==> flow/design.v <==
module b58_cliky
	(
		CLOCK_50,						 
    KEY,
    SW,
    HEX0, HEX1, HEX2, HEX3, HEX4, HEX5, HEX6, HEX7,
		PLOT_X,
		PLOT_Y,
		PLOT_COLOUR,
		PLOT_EN
	);
	input			CLOCK_50;				 
	input   [9:0]   SW;
	input   [3:0]   KEY;
    output 	[6:0]   HEX0, HEX1, HEX2, HEX3, HEX4, HEX5, HEX6, HEX7;
	output	[7:0]	PLOT_X;
	output	[7:0]	PLOT_Y;
	output	[2:0]	PLOT_COLOUR;
	output			PLOT_EN;
   wire resetn;
   assign resetn = SW[0];
	wire [2:0] colour;
	wire [7:0] x;
        wire [7:0] y;
	wire writeEn;
	assign PLOT_X = x;
	assign PLOT_Y = y;
	assign PLOT_COLOUR = colour;
	assign PLOT_EN = writeEn;
   wire [2:0] next_square, curr_square;
   wire [6:0] next_colour;
   wire [2:0] curr_colour;
   wire [3:0] next_mode, curr_mode;
   wire [15:0] score, high_score;
   wire [3:0] lives;
   wire times_up, have_pressed, correct_answer;
   wire [9:0] squares_drawn;
   wire [19:0] current_state, next_state;
   wire [4:0] pressed_key;
   top_clicky top(
   		.clk(CLOCK_50),
   		.resetn(resetn),
   		.restart(SW[9]),
   		.key1(~KEY[3]), .key2(~KEY[2]), .key3(~KEY[1]), .key4(~KEY[0]),
   		.next_square(next_square), 
		.curr_square(curr_square),
   		.next_colour(next_colour), 
   		.curr_colour(curr_colour),
   		.next_mode(next_mode), 
   		.curr_mode(curr_mode),
   		.score(score),
  		.high_score(high_score),
  		.lives(lives),
  		.x(x), 
  		.y(y),  
  		.colour(colour),  
  		.times_up(times_up), 
  		.have_pressed(have_pressed), 
  		.correct_answer(correct_answer),
  		.squares_drawn(squares_drawn),
   		.current_state(current_state), 
   		.next_state(next_state),
   		.pressed_key(pressed_key),
   		.plot(writeEn)  
   		);
      hex_display score_1(
        .IN(score[3:0]),
        .OUT(HEX0)
      );
      hex_display score_2(
        .IN(score[7:4]),
        .OUT(HEX1)
      );
	hex_display high_score_1(
        .IN(high_score[3:0]),
        .OUT(HEX6)
      );
	hex_display high_score_2(
        .IN(high_score[7:4]),
        .OUT(HEX7)
      );
      hex_display lives_count(
        .IN(lives),
        .OUT(HEX4)
      );
	assign HEX5 = 7'b1000111;
	assign HEX3 = 7'b0010010;
	assign HEX2 = 7'b1000110;
endmodule
module hex_display(IN, OUT);
   input [3:0] IN;
	 output reg [6:0] OUT;
	 always @(*)
	 begin
		case(IN[3:0])
			4'b0000: OUT = 7'b1000000;
			4'b0001: OUT = 7'b1111001;
			4'b0010: OUT = 7'b0100100;
			4'b0011: OUT = 7'b0110000;
			4'b0100: OUT = 7'b0011001;
			4'b0101: OUT = 7'b0010010;
			4'b0110: OUT = 7'b0000010;
			4'b0111: OUT = 7'b1111000;
			4'b1000: OUT = 7'b0000000;
			4'b1001: OUT = 7'b0011000;
			4'b1010: OUT = 7'b0001000;
			4'b1011: OUT = 7'b0000011;
			4'b1100: OUT = 7'b1000110;
			4'b1101: OUT = 7'b0100001;
			4'b1110: OUT = 7'b0000110;
			4'b1111: OUT = 7'b0001110;
			default: OUT = 7'b0111111;
		endcase
	end
endmodule
 module top_clicky(
   input clk, resetn, restart,
   input key1, key2, key3, key4,
   output wire [2:0] next_square, curr_square,
   output wire [6:0] next_colour, 
   output wire [2:0] curr_colour,
   output wire [3:0] next_mode,
   output wire [3:0] curr_mode,
   output wire [15:0] score,
   output wire [15:0] high_score,
   output wire [3:0] lives,
   output wire [7:0] x, y,
   output wire [2:0] colour,
   output wire times_up, have_pressed, correct_answer,
   output wire [9:0] squares_drawn,
   output wire [19:0] current_state, next_state,
   output wire [4:0] pressed_key,
   output wire plot
   );
    wire [4:0] ld_w_square;
    wire ld_next_square;
    wire update;
    wire reset, set_answer, drawing_bar;
    clicky_datapath d0(
      .clk(clk),
      .resetn(resetn),
      .start(1'd1),
      .reset(reset),
      .ld_w_square(ld_w_square),
      .ld_next_square(ld_next_square),
      .plot(plot),
      .pressed_key(pressed_key),
      .update(update),
      .set_answer(set_answer),
      .drawing_bar(drawing_bar),
      .times_up(times_up),
      .have_pressed(have_pressed), 
      .correct_answer(correct_answer),
      .squares_drawn(squares_drawn),
      .out_x(x),
      .out_y(y),
      .colour(colour),
      .score(score),
      .high_score(high_score),
      .lives(lives),
      .next_square(next_square),
      .next_colour(next_colour),
      .curr_colour(curr_colour),
      .curr_square(curr_square),
      .next_mode(next_mode),
      .curr_mode(curr_mode)
    );
    clicky_control c0(
      .resetn(resetn),
      .start(1'd1),
      .restart(restart),
      .times_up(times_up),
      .clk(clk),
      .key1(key1), 
      .key2(key2), 
      .key3(key3), 
      .key4(key4),
      .have_pressed(have_pressed), 
      .correct_answer(correct_answer),
      .squares_drawn(squares_drawn),
      .lives(lives), 
      .score(score),
      .ld_w_square(ld_w_square),
      .ld_next_square(ld_next_square),
      .plot(plot),
      .pressed_key(pressed_key),
      .update(update),
      .current_state(current_state), 
      .next_state(next_state),
      .reset(reset),
      .set_answer(set_answer),
      .drawing_bar(drawing_bar)
    );
endmodule
module clicky_control(
    input resetn,
    input start, 
    input restart,
    input times_up,
    input clk,
    input key1, key2, key3, key4,
    input have_pressed, correct_answer,
    input [9:0] squares_drawn,
    input [3:0] lives, 
    input [15:0] score,
    output reg [4:0] ld_w_square,
    output reg ld_next_square,
    output reg plot,
    output reg [4:0] pressed_key,
    output reg update,
    output reg [19:0] current_state, next_state,
    output reg reset,
    output reg set_answer,
    output reg drawing_bar
    );
    localparam
    START		           = 20'd1,
    LOAD_W_SQUARE_1		    =	20'd2,
    DRAW_W_SQUARE_1		    =	20'd3,
    DRAW_W_SQUARE_1_WAIT	    =	20'd4,
    LOAD_W_SQUARE_2		    =	20'd5,
    DRAW_W_SQUARE_2		    =	20'd6,
    DRAW_W_SQUARE_2_WAIT	    =	20'd7,
    LOAD_W_SQUARE_3		    =	20'd8,
    DRAW_W_SQUARE_3		    =	20'd9,
    DRAW_W_SQUARE_3_WAIT	    =	20'd10,
    LOAD_W_SQUARE_4		    =  20'd11,
    DRAW_W_SQUARE_4		    =  20'd12,
    DRAW_W_SQUARE_4_WAIT	    =	20'd13,
    LOAD_NEXT_SQUARE		    =  20'd14,
    DRAW_NEXT_SQUARE		    =	20'd15,
    DRAW_NEXT_SQUARE_WAIT	    =	20'd16,
    LOAD_LEFT_BAR           =    20'd30,
    DRAW_LEFT_BAR           =    20'd31,
    DRAW_LEFT_BAR_WAIT      =    20'd32,
    LOAD_RIGHT_BAR          =    20'd33,
    DRAW_RIGHT_BAR          =    20'd34,
    DRAW_RIGHT_BAR_WAIT     =    20'd35,
    WAIT_ANSWER		    =	20'd17,
    PRESSED_KEY_1_WAIT	    =	20'd19,
    PRESSED_KEY_2_WAIT	    =	20'd21,
    PRESSED_KEY_3_WAIT	    =	20'd23,
    PRESSED_KEY_4_WAIT	    =	20'd25,
    TIMES_UP			    =	20'd26,
    UPDATE_SCORE		    =	20'd27,
    RESTART			   	    =	20'd28,
    RESTART_WAIT	        =   20'd29,
	UPDATE_SCORE_WAIT		=   20'd36;
    always@(*)
    begin: state_table 
            case (current_state)
              START: next_state = start ? LOAD_W_SQUARE_1 : START;
              LOAD_W_SQUARE_1: next_state = DRAW_W_SQUARE_1;
              DRAW_W_SQUARE_1: next_state = (squares_drawn < 10'd256) ? DRAW_W_SQUARE_1 : DRAW_W_SQUARE_1_WAIT;
              DRAW_W_SQUARE_1_WAIT: next_state = LOAD_W_SQUARE_2;
              LOAD_W_SQUARE_2: next_state = DRAW_W_SQUARE_2;
              DRAW_W_SQUARE_2: next_state = (squares_drawn < 10'd256) ? DRAW_W_SQUARE_2 : DRAW_W_SQUARE_2_WAIT;
              DRAW_W_SQUARE_2_WAIT: next_state = LOAD_W_SQUARE_3;
              LOAD_W_SQUARE_3: next_state = DRAW_W_SQUARE_3;
              DRAW_W_SQUARE_3: next_state = (squares_drawn < 10'd256) ? DRAW_W_SQUARE_3 : DRAW_W_SQUARE_3_WAIT;
              DRAW_W_SQUARE_3_WAIT: next_state = LOAD_W_SQUARE_4;
              LOAD_W_SQUARE_4: next_state = DRAW_W_SQUARE_4;
              DRAW_W_SQUARE_4: next_state = (squares_drawn < 10'd256) ? DRAW_W_SQUARE_4 : DRAW_W_SQUARE_4_WAIT;
              DRAW_W_SQUARE_4_WAIT: next_state = LOAD_NEXT_SQUARE;
              LOAD_NEXT_SQUARE: next_state = DRAW_NEXT_SQUARE;
              DRAW_NEXT_SQUARE: next_state = (squares_drawn < 10'd256) ? DRAW_NEXT_SQUARE : DRAW_NEXT_SQUARE_WAIT;
              DRAW_NEXT_SQUARE_WAIT: next_state = LOAD_LEFT_BAR;
              LOAD_LEFT_BAR: next_state = DRAW_LEFT_BAR;
              DRAW_LEFT_BAR: next_state = (squares_drawn < 10'd480) ? DRAW_LEFT_BAR : DRAW_LEFT_BAR_WAIT;
              DRAW_LEFT_BAR_WAIT: next_state = LOAD_RIGHT_BAR;
              LOAD_RIGHT_BAR: next_state = DRAW_RIGHT_BAR;
              DRAW_RIGHT_BAR: next_state = (squares_drawn < 10'd480) ? DRAW_RIGHT_BAR : DRAW_RIGHT_BAR_WAIT;
              DRAW_RIGHT_BAR_WAIT: next_state = WAIT_ANSWER;
              WAIT_ANSWER:
                    begin
		              if (times_up == 1'b1)
                            next_state = TIMES_UP;
                      else if ((key1 == 1'b1) && (have_pressed == 1'b0))
                        	next_state = PRESSED_KEY_1_WAIT;
                      else if ((key2 == 1'b1) && (have_pressed == 1'b0))
                        	next_state = PRESSED_KEY_2_WAIT;
                      else if ((key3 == 1'b1) && (have_pressed == 1'b0))
                        	next_state = PRESSED_KEY_3_WAIT;
                      else if ((key4 == 1'b1) && (have_pressed == 1'b0))
                        	next_state = PRESSED_KEY_4_WAIT;
                      else
                        	next_state = WAIT_ANSWER;	
                    end
		    PRESSED_KEY_1_WAIT:
			begin
				if ((times_up == 1'b0) && (key1 == 1'b0))
					next_state = WAIT_ANSWER;
				else if (times_up == 1'b1)
					next_state = TIMES_UP;
				else
					next_state = PRESSED_KEY_1_WAIT;
			end
            PRESSED_KEY_2_WAIT:
			begin
				if ((times_up == 1'b0) && (key2 == 1'b0))
					next_state = WAIT_ANSWER;
				else if (times_up == 1'b1)
					next_state = TIMES_UP;
				else
					next_state = PRESSED_KEY_2_WAIT;
			end
            PRESSED_KEY_3_WAIT:
			begin
				if ((times_up == 1'b0) && (key3 == 1'b0))
					next_state = WAIT_ANSWER;
				else if (times_up == 1'b1)
					next_state = TIMES_UP;
				else
					next_state = PRESSED_KEY_3_WAIT;
			end
            PRESSED_KEY_4_WAIT:
			begin
				if ((times_up == 1'b0) && (key4 == 1'b0))
					next_state = WAIT_ANSWER;
				else if (times_up == 1'b1)
					next_state = TIMES_UP;
				else
					next_state = PRESSED_KEY_4_WAIT;
			end
                TIMES_UP: next_state = UPDATE_SCORE;
                UPDATE_SCORE: next_state = UPDATE_SCORE_WAIT;
					 UPDATE_SCORE_WAIT: next_state = (lives != 4'd0) ? LOAD_W_SQUARE_1 : RESTART;
                RESTART: next_state = restart ? RESTART_WAIT : RESTART;
                RESTART_WAIT: next_state = restart ? RESTART_WAIT : START;
            default:     next_state = START;
        endcase
    end
    always @(*)
    begin: enable_signals
	    set_answer = 1'b0;
      	reset = 1'b0;
      	ld_w_square = 5'd0;
		ld_next_square = 1'b0;
      	plot = 1'b0;
		pressed_key = 5'd0;
		update = 1'b0;
		drawing_bar = 1'b0;
        case (current_state)
           START:
             	begin
                reset = 1'b1;
                end
           LOAD_W_SQUARE_1: 
                begin
                set_answer = 1'b1;
                ld_w_square = 5'd1;
                end
           LOAD_W_SQUARE_2: 
                begin
                ld_w_square = 5'd2;
                end
           LOAD_W_SQUARE_3: 
                begin
                ld_w_square = 5'd3;
                end
           LOAD_W_SQUARE_4: 
                begin
                ld_w_square = 5'd4;
                end
           LOAD_NEXT_SQUARE: 
                begin
                ld_next_square = 1'b1;
                end
           LOAD_LEFT_BAR:
                begin
                ld_w_square = 5'd5;
                end
           LOAD_RIGHT_BAR:
                begin
                ld_w_square = 5'd6;
                end
           DRAW_W_SQUARE_1:
             	begin
                plot = 1'b1;
                end
           DRAW_W_SQUARE_2:
             	begin
                plot = 1'b1;
                end
           DRAW_W_SQUARE_3:
             	begin
                plot = 1'b1;
                end
           DRAW_W_SQUARE_4:
             	begin
                plot = 1'b1;
                end
           DRAW_NEXT_SQUARE:
             	begin
                plot = 1'b1;
                end
           DRAW_LEFT_BAR:
             	begin
                plot = 1'b1;
                drawing_bar = 1'b1;
                end
           DRAW_RIGHT_BAR:
             	begin
                plot = 1'b1;
                drawing_bar = 1'b1;
                end
           PRESSED_KEY_1_WAIT:
                begin
                pressed_key = 5'd1;
                end
           PRESSED_KEY_2_WAIT:
                begin
                pressed_key = 5'd2;
                end
           PRESSED_KEY_3_WAIT:
                begin
                pressed_key = 5'd3;
                end
           PRESSED_KEY_4_WAIT:
           	    begin
                pressed_key = 5'd4;
                end
           UPDATE_SCORE:
             	begin
                update = 1'b1;
                end
        endcase
    end 
    always@(posedge clk)
    begin: state_FFs
      if(!resetn || !start)
            current_state <= START;
        else
            current_state <= next_state;
    end 
endmodule
module clicky_datapath(
   input clk,
   input resetn,
   input start,
   input reset,
   input [4:0] ld_w_square,
   input ld_next_square,
   input plot,
   input [4:0] pressed_key,
   input update,
   input set_answer,
   input drawing_bar,
   output times_up,
   output reg have_pressed, correct_answer,
   output reg [9:0] squares_drawn,  
   output reg [7:0] out_x, out_y,
   output reg [2:0] colour, 
   output reg [15:0] score,
   output reg [15:0] high_score,
   output reg [3:0] lives,  
   output reg [2:0] next_square,
   output reg [6:0] next_colour,
   output reg [2:0] curr_colour,
   output reg [2:0] curr_square,
   output reg [3:0] next_mode,
   output reg [3:0] curr_mode
    );
    localparam
    w_square_1_x		=	8'd30,
    w_square_1_y		=	8'd52,
    w_square_2_x		=	8'd60,
    w_square_2_y		=	8'd52,
    w_square_3_x		=	8'd90,
    w_square_3_y		=	8'd52,
    w_square_4_x		=	8'd120,
    w_square_4_y		=	8'd52,
    left_bar_x          =   8'd0,
    right_bar_x         =   8'd156,
    bar_y               =   8'd0,
    black			=      3'b000,
    blue			=      3'b001,
    green			=      3'b010,
    cyan			=      3'b011,
    red			    =	   3'b100,
    pink			=      3'b101,
    yellow			=	   3'b110,
    white		    =	   3'b111;
    reg [17:0] max_count;
    reg inc_life, dec_life, inc_speed, dec_speed, inc_score, dec_score;
   rate_divider rate_div(
   			.clk(clk), 
   			.resetn(resetn),
   			.reset(reset), 
   			.max_count(max_count),
   		    .enable(times_up)
   		    );
   reg [7:0] x,y;
   reg [2:0] c;  
   reg [9:0] ct;
   wire [3:0] x_add = ct[3:0];
   wire [3:0] y_add = ct[7:4];
   wire [1:0] x_add_bar = ct[1:0];
   wire [7:0] y_add_bar = ct[9:2];
   always @(posedge clk)
   begin
		if (next_square >= 3'd4)
		    next_square <= 3'd0;
		else
		    next_square <= next_square + 3'd1;
		if (next_colour >= 7'd100)
		    next_colour <= 7'd0;
		else
		    next_colour <= next_colour + 7'd1;
		if (next_mode >= 4'd10)
		    next_mode <= 4'd0;
		else
		    next_mode <= next_mode + 7'd1;
       if (set_answer == 1'b1)
           correct_answer <= 1'b0;
        if (reset == 1'b1)
        begin
        x <= 8'd0;
        y <= 8'd0;
        c <= 3'd0;
        inc_speed <= 0;
        dec_speed <= 0;
        inc_life <= 0;
		  dec_life <= 0;
		  inc_score <= 0;
		  dec_score <= 0;
        have_pressed <= 1'd0;
        lives <= 4'd3;
        score <= 16'd0;
		  max_count <= 18'd18_000;
		  curr_mode <= 0;
        end
        if (update == 1'b1)
        begin
					 if (inc_speed)
    	            max_count <= max_count - (18'd1_000);
                if (dec_speed)
                    max_count <= max_count + (18'd1_000);
                if (inc_score)
					     begin
                    score <= score + 1;
						  if (high_score <= score+1)
								high_score <= score +1;
						  end
                if (dec_score)
                    score <= score - 1;
                if (inc_life)
                    lives <= lives + 1;
                if ((dec_life) & (lives != 0)) 
                    lives <= lives - 1;
					 if ((have_pressed == 1'b0) && ((curr_colour == 3'd0) || (curr_colour == 3'd1)) && (lives != 3'd0))
					     lives <= lives -1;
		    if (curr_mode == 4'd0)      
		    begin
		        if (next_mode == 4'd1)   
		            curr_mode <= 4'd1;
		    end
		    else if (curr_mode == 4'd3)  
		        curr_mode <= 4'd0;
		    else                         
		        curr_mode <= curr_mode + 4'd1;
        end
        if (pressed_key == 5'd1)
            begin
            inc_speed <= 0;
            dec_speed <= 0;
            inc_life <= 0;
            dec_life <= 0;
            inc_score <= 0;
            dec_score <= 0;
            if (curr_mode == 4'd0)
            begin
                if (curr_colour == 3'd4 && curr_square == 3'd1)
                begin
                	inc_speed <= 1'b1;
                end
                else if (curr_colour == 3'd3 && curr_square == 3'd1)
                begin
                        dec_speed <= 1'b1;
                end
                else if (curr_colour == 3'd2 && curr_square == 3'd1)
                begin
                        inc_life <= 1'b1;
                end
                else if (curr_colour == 3'd1)
                begin
                    if (curr_square == 3'd1)
                        inc_score <= 1'b1;
                    else
                        dec_life <= 1'b1;
                end
                else if (curr_colour == 3'd0)
                begin
                    if (curr_square != 3'd1)
                        inc_score <= 1'b1;
                    else
                        dec_life <= 1'b1;
                end
            end
         	else
         	begin
                if (curr_colour == 3'd4 && curr_square == 3'd1)
                begin
                    dec_speed <= 1'b1;
                end
                else if (curr_colour == 3'd3 && curr_square == 3'd1)
                begin
                    inc_speed <= 1'b1;
                end
                else if (curr_colour == 3'd2 && curr_square == 3'd1)
                begin
                     dec_life <= 1'b1;
                end
                else if (curr_colour == 3'd0)
                begin
                    if (curr_square == 3'd1)
                        inc_score <= 1'b1;
                    else
                        dec_life <= 1'b1;
                end
                else if (curr_colour == 3'd1)
                begin
                    if (curr_square != 3'd1)
                        inc_score <= 1'b1;
                    else
                        dec_life <= 1'b1;
                end
         	end    
            have_pressed <= 1'b1;
            end
        if (pressed_key == 5'd2)
            begin
            inc_speed <= 0;
            dec_speed <= 0;
            inc_life <= 0;
            dec_life <= 0;
            inc_score <= 0;
            dec_score <= 0;
            if (curr_mode == 4'd0)
            begin
                if (curr_colour == 3'd4 && curr_square == 3'd2)
                begin
                	inc_speed <= 1'b1;
                end
                else if (curr_colour == 3'd3 && curr_square == 3'd2)
                begin
                        dec_speed <= 1'b1;
                end
                else if (curr_colour == 3'd2 && curr_square == 3'd2)
                begin
                        inc_life <= 1'b1;
                end
                else if (curr_colour == 3'd1)
                begin
                    if (curr_square == 3'd2)
                        inc_score <= 1'b1;
                    else
                        dec_life <= 1'b1;
                end
                else if (curr_colour == 3'd0)
                begin
                    if (curr_square != 3'd2)
                        inc_score <= 1'b1;
                    else
                        dec_life <= 1'b1;
                end
            end
         	else
         	begin
                if (curr_colour == 3'd4 && curr_square == 3'd2)
                begin
                    dec_speed <= 1'b1;
                end
                else if (curr_colour == 3'd3 && curr_square == 3'd2)
                begin
                    inc_speed <= 1'b1;
                end
                else if (curr_colour == 3'd2 && curr_square == 3'd2)
                begin
                     dec_life <= 1'b1;
                end
                else if (curr_colour == 3'd0)
                begin
                    if (curr_square == 3'd2)
                        inc_score <= 1'b1;
                    else
                        dec_life <= 1'b1;
                end
                else if (curr_colour == 3'd1)
                begin
                    if (curr_square != 3'd2)
                        inc_score <= 1'b1;
                    else
                        dec_life <= 1'b1;
                end
         	end    
            have_pressed <= 1'b1;
            end
        if (pressed_key == 5'd3)
            begin
            inc_speed <= 0;
            dec_speed <= 0;
            inc_life <= 0;
            dec_life <= 0;
            inc_score <= 0;
            dec_score <= 0;
            if (curr_mode == 4'd0)
            begin
                if (curr_colour == 3'd4 && curr_square == 3'd3)
                begin
                	inc_speed <= 1'b1;
                end
                else if (curr_colour == 3'd3 && curr_square == 3'd3)
                begin
                        dec_speed <= 1'b1;
                end
                else if (curr_colour == 3'd2 && curr_square == 3'd3)
                begin
                        inc_life <= 1'b1;
                end
                else if (curr_colour == 3'd1)
                begin
                    if (curr_square == 3'd3)
                        inc_score <= 1'b1;
                    else
                        dec_life <= 1'b1;
                end
                else if (curr_colour == 3'd0)
                begin
                    if (curr_square != 3'd3)
                        inc_score <= 1'b1;
                    else
                        dec_life <= 1'b1;
                end
            end
         	else
         	begin
                if (curr_colour == 3'd4 && curr_square == 3'd3)
                begin
                    dec_speed <= 1'b1;
                end
                else if (curr_colour == 3'd3 && curr_square == 3'd3)
                begin
                    inc_speed <= 1'b1;
                end
                else if (curr_colour == 3'd2 && curr_square == 3'd3)
                begin
                     dec_life <= 1'b1;
                end
                else if (curr_colour == 3'd0)
                begin
                    if (curr_square == 3'd3)
                        inc_score <= 1'b1;
                    else
                        dec_life <= 1'b1;
                end
                else if (curr_colour == 3'd1)
                begin
                    if (curr_square != 3'd3)
                        inc_score <= 1'b1;
                    else
                        dec_life <= 1'b1;
                end
         	end    
            have_pressed <= 1'b1;
            end
        if (pressed_key == 5'd4)
            begin
            inc_speed <= 0;
            dec_speed <= 0;
            inc_life <= 0;
            dec_life <= 0;
            inc_score <= 0;
            dec_score <= 0;
            if (curr_mode == 4'd0)
            begin
                if (curr_colour == 3'd4 && curr_square == 3'd4)
                begin
                	inc_speed <= 1'b1;
                end
                else if (curr_colour == 3'd3 && curr_square == 3'd4)
                begin
                        dec_speed <= 1'b1;
                end
                else if (curr_colour == 3'd2 && curr_square == 3'd4)
                begin
                        inc_life <= 1'b1;
                end
                else if (curr_colour == 3'd1)
                begin
                    if (curr_square == 3'd4)
                        inc_score <= 1'b1;
                    else
                        dec_life <= 1'b1;
                end
                else if (curr_colour == 3'd0)
                begin
                    if (curr_square != 3'd4)
                        inc_score <= 1'b1;
                    else
                        dec_life <= 1'b1;
                end
            end
         	else
         	begin
                if (curr_colour == 3'd4 && curr_square == 3'd4)
                begin
                    dec_speed <= 1'b1;
                end
                else if (curr_colour == 3'd3 && curr_square == 3'd4)
                begin
                    inc_speed <= 1'b1;
                end
                else if (curr_colour == 3'd2 && curr_square == 3'd4)
                begin
                     dec_life <= 1'b1;
                end
                else if (curr_colour == 3'd0)
                begin
                    if (curr_square == 3'd4)
                        inc_score <= 1'b1;
                    else
                        dec_life <= 1'b1;
                end
                else if (curr_colour == 3'd1)
                begin
                    if (curr_square != 3'd4)
                        inc_score <= 1'b1;
                    else
                        dec_life <= 1'b1;
                end
         	end    
            have_pressed <= 1'b1;
            end
        if (ld_w_square == 5'd1)
        begin
		      have_pressed <= 1'd0;
            x <= w_square_1_x;
            y <= w_square_1_y;
            c <= white;
				inc_speed <= 0;
            dec_speed <= 0;
            inc_life <= 0;
            dec_life <= 0;
            inc_score <= 0;
            dec_score <= 0;
        end
        else if (ld_w_square == 5'd2)
        begin
            x <= w_square_2_x;
            y <= w_square_2_y;
            c <= white;
        end
        else if (ld_w_square == 5'd3)
        begin
            x <= w_square_3_x;
            y <= w_square_3_y;
            c <= white;
        end
        else if (ld_w_square == 5'd4)
        begin
            x <= w_square_4_x;
            y <= w_square_4_y;
            c <= white;
        end
        else if (ld_w_square == 5'd5)
        begin
            x <= left_bar_x;
            y <= bar_y;
            if (curr_mode == 4'd0)
                c <= black;
            else
                c <= red;
        end
        else if (ld_w_square == 5'd6)
        begin
            x <= right_bar_x;
            y <= bar_y;
            if (curr_mode == 4'd0)
                c <= black;
            else
                c <= red;
        end
       if (ld_next_square == 1'b1)
       begin
	    if (score%5 == 4)
	    begin
	        max_count <= max_count - (18'd1_000);
	    end
	    if (next_colour >= 7'd0 && next_colour <= 7'd44)
	    begin
	            c <= red;
                curr_colour <= 3'd1;
        end
	    else if (next_colour >= 7'd45 && next_colour <= 7'd89)
	    begin
	            c <= yellow;
                curr_colour <= 3'd0;
        end
	    else if (next_colour >= 7'd90 && next_colour <= 7'd94)
	    begin
	            c <= green;
                curr_colour <= 3'd2;
        end
	    else if (next_colour >= 7'd95 && next_colour <= 7'd97)
	    begin
                c <= pink;
                curr_colour <= 3'd4;
        end
	    else if (next_colour >= 7'd98 && next_colour <= 7'd100)
	    begin
		        c <= cyan;
                curr_colour <= 3'd3;
        end
            if (next_square == 3'd1)
            begin
            	x <= w_square_1_x;
            	y <= w_square_1_y;
              	curr_square <= 3'd1;
            end
            else if (next_square == 3'd2)
            begin
            	x <= w_square_2_x;
            	y <= w_square_2_y;
                curr_square <= 3'd2;
            end
            else if (next_square == 3'd3)
            begin
            	x <= w_square_3_x;
            	y <= w_square_3_y;
                curr_square <= 3'd3;
            end
            else if (next_square == 3'd4)
            begin
            	x <= w_square_4_x;
            	y <= w_square_4_y;
                curr_square <= 3'd4;
            end
        end
        if (plot == 1'b0)
            ct <= 0;
        else if (ct == 10'd1023)
            begin
            ct <= 0;
            end
        else if (plot == 1'b1)
            ct <= ct + 1'b1;
        else
            ct <= ct;
        if (plot == 1'b0) 
        begin
            out_x <= 8'b0000_0000;
            out_y <= 8'b0000_0000;
            colour <= 3'b000;
            squares_drawn <= 10'd0;
        end
        else
        begin
            if (drawing_bar == 1'b1)
            begin
                out_x <= x + x_add_bar;
                out_y <= y + y_add_bar;
                colour <= c;
            end
            else
            begin
                out_x <= x + x_add;
                out_y <= y + y_add;
                colour <= c;
            end
            squares_drawn <= squares_drawn + 10'd1;
        end
        if (!resetn)
        begin
            lives <= 4'd3;
            score <= 16'd0;
            have_pressed <= 1'b0;
            correct_answer <= 1'b0;
            next_square <= 3'd1;
            next_colour <= 7'd0;
            squares_drawn <= 10'd0;
            max_count <= 18'd18_000;
            high_score <= 16'd0;
            inc_life <= 0;
            dec_life <= 0;
            inc_speed <= 0;
            dec_speed <= 0;
            inc_score <= 0;
            dec_score <= 0;
            curr_mode <= 0;
            next_mode <= 0;
            curr_colour <= 3'd0;
            curr_square <= 3'd0;
            x <= 8'd0;
            y <= 8'd0;
            c <= 3'd0;
            ct <= 10'd0;
            out_x <= 8'd0;
            out_y <= 8'd0;
            colour <= 3'd0;
        end
    end
endmodule
module rate_divider(
  	input clk,
  	input resetn,
	input reset,
  	input [17:0] max_count, 
  	output reg enable
    );
  	reg [17:0] ct;
    always @(posedge clk)
    begin
		  if (!resetn)
		  begin
		      ct <= 18'd0;
				enable <= 1'b0;
		  end
		  else if (reset)
		  begin
		      ct <= max_count - 1;
				enable <= 1'b0;
		  end
        else if (ct > 0)
        begin
            ct <= ct - 18'd1;
      		enable <= 1'b0;
        end
        else
        begin
            ct <= max_count;
          	enable <= 1'b1;
        end
    end
endmodule
* Step by step through the tools: b58_cliky
What the tools print for b58_cliky, step after step.
Line numbers count from 1 in the design file above.
Operators carry their Yosys type and port widths (W data, S select, Z words).
Library cell names are shortened.
A cell with -- has no value.
- Top module :: b58_cliky
- Clock :: CLOCK_50
- Cell library :: sky130hd
- Corner :: tt_025C_1v80

* Word level
Counts by Yosys on the flattened word-level netlist (proc, flatten, opt, wreduce; memories kept). Print and check cells are left out.
Yosys's memory passes give these memory sizes; they may raise the number of words (mostly to a power of two), join words into wider ones and drop unused or constant bits.
- Memories :: 6
- Word-level cells :: 455
- Clocked read ports x word width :: 47
- Output and inout bits :: 76
- Bits in registers :: 181
- Memory bits (read-only) :: 1328
- Equal/unequal tests :: 62
- Divide/modulo/power cells :: 1
- Magnitude comparators :: 17
- Muxes and demuxes :: 270
- Reduce/logical cells :: 45
- Bitwise operators :: 9
- Add/sub/neg operators :: 17
** Memories
- (no name shown) :: depth 64, bits a word 12, read ports 1, wr ports 0, RTL line 343 : case (current_state)
- (no name shown) :: depth 16, bits a word 7, read ports 1, wr ports 0, RTL line 95 : case(IN[3:0])
- (no name shown) :: depth 16, bits a word 7, read ports 1, wr ports 0, RTL line 95
- (no name shown) :: depth 16, bits a word 7, read ports 1, wr ports 0, RTL line 95
- (no name shown) :: depth 16, bits a word 7, read ports 1, wr ports 0, RTL line 95
- (no name shown) :: depth 16, bits a word 7, read ports 1, wr ports 0, RTL line 95
** Operators by type and width (count)
- $eq A20 B5 Y1 const B :: 12
- $mux W8 :: 26
- $pmux W6 S32 :: 1
- $mux W1 :: 171
- $eq A20 B4 Y1 const B :: 8
- $mux W18 :: 8
- $mux W4 :: 29
- $eq A20 B6 Y1 const B :: 5
- $mod A16 B3 Y32 const B :: 1
- $eq A20 B3 Y1 const B :: 4
- $mux W3 :: 24
- $mux W16 :: 4
- $eq A20 B2 Y1 const B :: 2
- $sub A18 B1 Y18 const B :: 2
- $le A16 B32 Y1 :: 1
- $eq A32 B3 Y1 const B :: 1
- $ge A7 B7 Y1 const B :: 4
- $le A7 B7 Y1 const B :: 4
- $logic_and A1 B1 Y1 :: 27
- $add A10 B1 Y10 const B :: 2
- $lt A10 B9 Y1 const B :: 2
- $eq A20 B1 Y1 const B :: 1
- $eq A5 B2 Y1 const B :: 4
- $eq A5 B3 Y1 const B :: 4
- $gt A18 B1 Y1 const B :: 1
- $add A18 B10 Y18 const B :: 1
- $sub A18 B10 Y18 const B :: 1
- $eq A3 B2 Y1 const B :: 6
Other operator kinds: 37; their cells: 65.

* Depth
Depth = most cells in a row (Yosys ltp): at word level without a register or memory, in the mapped netlist without a sequential cell, where the memories' decode and read muxes count.
- Word-level depth :: 15
- ABC_AREA :: 0
- Mapped depth :: 50

* After synthesis
Source: synth_stat.txt of the flow (Yosys; design flattened, memories mapped). It holds for the ABC_AREA given above (unset counts as 0); a run with the other value may have another netlist.
** Cells by type
- dfxtp_1 :: count 217, total area 4.34E+03 um^2
- nor2_1 :: count 308, total area 1.16E+03 um^2
- ha_1 :: count 86, total area 1.08E+03 um^2
- a21oi_1 :: count 200, total area 1000.96 um^2
- nand2_1 :: count 247, total area 927.139 um^2
- o21ai_0 :: count 159, total area 795.763 um^2
- xnor2_1 :: count 81, total area 709.43 um^2
- mux2i_1 :: count 47, total area 470.451 um^2
- nand3_1 :: count 92, total area 460.442 um^2
- clkbuf_1 :: count 113, total area 424.157 um^2
- nor3_1 :: count 80, total area 400.384 um^2
- inv_1 :: count 106, total area 397.882 um^2
- xor2_1 :: count 42, total area 367.853 um^2
- a31oi_1 :: count 43, total area 269.008 um^2
- a21o_1 :: count 34, total area 255.245 um^2
- and2_1 :: count 34, total area 212.704 um^2
- nand4_1 :: count 33, total area 206.448 um^2
- a211oi_1 :: count 27, total area 202.694 um^2
Other cell types: 98; their cells: 676.
- Mapped flip-flops :: 217
- Sequential area :: 4344.2 um^2
- Cell area after synthesis :: 18994.5 um^2
- Cells in the netlist :: 2625
The figures by module come from a second, unflattened synthesis with its own total; it is not the netlist above.
- Cells (unflattened synthesis) :: 2535
- Area (unflattened synthesis) :: 18749.2 um^2
Rows give one instance, submodules left out.
** By module
- clicky_datapath :: instances 1, cells 1911, area 13870.8 um^2, seq. area 2842.7 um^2
- clicky_control :: instances 1, cells 238, area 1963.1 um^2, seq. area 360.3 um^2
- rate_divider :: instances 1, cells 183, area 1392.6 um^2, seq. area 380.4 um^2
- hex_display :: instances 5, cells 35, area 267.8 um^2, seq. area 0.0 um^2
- b58_cliky :: instances 1, cells 27, area 180.2 um^2, seq. area 0.0 um^2
- top_clicky :: instances 1, cells 1, area 3.8 um^2, seq. area 0.0 um^2

* Path before layout
Source: OpenSTA report_checks on the synthesized netlist (no wires, ideal clock, input and output delay 20% of the period each), path of least setup slack; recovery checks are left aside. Register names are those of the netlist, which keeps one name where synthesis merged equal registers.
- Path type :: reg-to-reg
- Start :: reg (no name shown)
- End :: reg top.d0.max_count[9]
- Data required time :: 15931 ps
- Stages on the path :: 47
- Time at the first pin :: 0 ps
- Path buffers :: 6
- Arrival :: 10728 ps
- Path delay :: 10797 ps
- Library setup time :: 69 ps
- Clock period :: 16000 ps
- Setup slack :: 5203 ps
- Period reached after synthesis :: 10797 ps
"path delay" is the arrival time less input delay plus setup time.
"stages on the path" counts driving pins, that of a launching flip-flop among them; a cell with two outputs on the path counts twice.
"period reached after synthesis" = period - worst setup slack (recovery checks aside). The figure is calculated, with input and output delays left at 20% of the set period.
Between the ends stands the longest chain of elaborated cells between them, by number of cells; it is not shown to be the way that was timed. Of several equally long chains one is given.
A line is the first line of the expression or statement that the cell stems from. Yosys adds cells for indexed reads and writes and turns some case tables into memories.
At most two assigning lines are given for a register; there are more.
- Cells stage by stage :: dfxtp_1 > buf_2 > nor2_2 > inv_2 > ha_1 > nor2b_1 > buf_2 > a31oi_1 > o21ai_1 > or4_4 > o211a_1 > buf_6 > o32ai_4 > xnor2_1 > or4_4 > or2_1 > o21a_1 > or3_1 > [... 11 more ...] > nor4_2 > o21ai_2 > xnor2_2 > ha_1 > o21ai_0 > mux2i_1 > o21ai_1 > nand3_1 > nor3_2 > mux2_4 > buf_2 > o21ai_1 > o31ai_1 > nor4_1 > o211ai_1 > nor3_4 > mux2_2 > o21ai_1
- Length of the longest elaborated chain :: 4
- Elaborated cells on any way between the ends :: 4
- RTL lines with such cells :: 2
- Those cells by class :: div (1); eq/ne (1); mux (2)
** RTL lines, path after synthesis
- start: declaration :: RTL line 454
- start: assignment :: RTL line 541
- start: assignment :: RTL line 546
- $mod A16 B3 Y32 :: RTL line 886
- $eq A32 B3 Y1 :: RTL line 886
- $mux W18 :: RTL line 886
- $mux W18 :: RTL line 884 : if (ld_next_square == 1'b1)
- end: assignment :: RTL line 538 : max_count <= max_count + (18'd1_000);
- end: assignment :: RTL line 888 : max_count <= max_count - (18'd1_000);
- end: declaration :: RTL line 484 : reg [17:0] max_count;

* Worst path after layout
From the final timing report of run B: the path of least setup slack in the routed layout; clock arrival at registers is part of the times.
The report prints the path's times to 10 ps; the period is as set.
- Path type :: reg-to-reg
- Start :: reg (no name shown)
- End :: reg top.d0.max_count[11]
- Time at the first pin :: 550 ps
- Data required time :: 16480 ps
- Stages on the path :: 43
- Arrival :: 15170 ps
- Library setup time :: 70 ps
- Setup slack :: 1310 ps
- Clock period :: 16000 ps
- Path buffers :: 2
Between the ends stands the longest chain of elaborated cells between them, by number of cells; it is not shown to be the way that was timed. Of several equally long chains one is given.
At most two assigning lines are given for a register; there are more.
- Cells stage by stage :: dfxtp_1 > nor2_2 > inv_2 > ha_1 > nor2b_1 > a31oi_1 > o21a_1 > a2111oi_0 > a311oi_2 > o32ai_4 > xnor2_1 > or4_4 > nor2_1 > o221ai_1 > a31oi_1 > nor3_1 > a211oi_1 > or4_4 > [... 7 more ...] > and2_1 > o21ai_2 > xnor2_2 > ha_1 > o21ai_0 > mux2i_1 > o21ai_1 > nand3_1 > nor3_2 > mux2_4 > o21ai_1 > o31ai_1 > nor4_1 > o211ai_1 > nor3_4 > buf_4 > a221oi_1 > a211oi_2
- Length of the longest elaborated chain :: 4
- Elaborated cells on any way between the ends :: 4
- RTL lines with such cells :: 2
- Those cells by class :: div (1); eq/ne (1); mux (2)
** RTL lines, path post-layout
- start: declaration :: RTL line 454
- start: assignment :: RTL line 541
- start: assignment :: RTL line 546
- $mod A16 B3 Y32 :: RTL line 886
- $eq A32 B3 Y1 :: RTL line 886
- $mux W18 :: RTL line 886
- $mux W18 :: RTL line 884 : if (ld_next_square == 1'b1)
- end: assignment :: RTL line 538 : max_count <= max_count + (18'd1_000);
- end: assignment :: RTL line 888 : max_count <= max_count - (18'd1_000);
- end: declaration :: RTL line 484 : reg [17:0] max_count;

# Flow runs of b58_cliky

Below are 4 stored runs of the flow (Yosys, OpenROAD; platform sky130hd) on b58_cliky, each with its settings and what was measured, unordered. Constraints: input delay and output delay 20% of the set period each, output load 0.01 pF.
"worst setup path time" means the part of the period allowed to the worst setup path (the constraints hold back 20% at inputs and 20% at outputs) less its slack; where the path has registers, the arrival times of their clocks count too.
"worst setup path time" is known to 10 ps.

** Run A
- Settings :: ABC_AREA=1; CELL_PAD_IN_SITES_GLOBAL_PLACEMENT=1; CORE_ASPECT_RATIO=0.52; CORE_UTILIZATION=56; CTS_CLUSTER_DIAMETER=344; CTS_CLUSTER_SIZE=67; GPL_ROUTABILITY_DRIVEN=0; GPL_TIMING_DRIVEN=1; MAX_ROUTING_LAYER=met4; MIN_ROUTING_LAYER=met2; PLACE_DENSITY=0.82; SETUP_SLACK_MARGIN=-0.98; SLEW_MARGIN=30; TNS_END_PERCENT=20; period_ns=17.1; CAP_MARGIN=20; CORE_MARGIN=2
- Outcome :: stopped before the end: routing reported GRT-0116

** Run B
- Settings :: CORE_UTILIZATION=40; PLACE_DENSITY=0.6; period_ns=16.0; CAP_MARGIN=20; CORE_MARGIN=2; SLEW_MARGIN=20
- Area of the die :: 49246.3 um^2
- Post-route utilization :: 0.441
- Final setup TNS :: 0 ps
- Standard-cell area of the final layout :: 20612.3 um^2
- Worst setup path time :: 14690 ps
- Worst setup path kind :: reg-to-reg
- Chip area after synthesis (Yosys) :: 18994.5 um^2
- Smallest setup slack :: 1307 ps

** Run C
- Settings :: CELL_PAD_IN_SITES_DETAIL_PLACEMENT=0; CORE_MARGIN=9; CORE_UTILIZATION=68; GPL_ROUTABILITY_DRIVEN=1; MIN_ROUTING_LAYER=met2; PLACE_DENSITY=0.52; SETUP_SLACK_MARGIN=0.4; TNS_END_PERCENT=85; period_ns=9.16; CAP_MARGIN=20; SLEW_MARGIN=20
- Outcome :: stopped before the end: routing reported GRT-0232

** Run D
- Settings :: CELL_PAD_IN_SITES_GLOBAL_PLACEMENT=2; CORE_UTILIZATION=20; GPL_TIMING_DRIVEN=1; PLACE_DENSITY=0.91; period_ns=13.1; CAP_MARGIN=20; CORE_MARGIN=2; SLEW_MARGIN=20
- Worst setup path time :: 11950 ps
- Worst setup path kind :: reg-to-reg
- Smallest setup slack :: 1151 ps
- Chip area after synthesis (Yosys) :: 18994.5 um^2
- Final setup TNS :: 0 ps
- Standard-cell area of the final layout :: 22242.6 um^2
- Area of the die :: 97453.2 um^2
- Post-route utilization :: 0.235
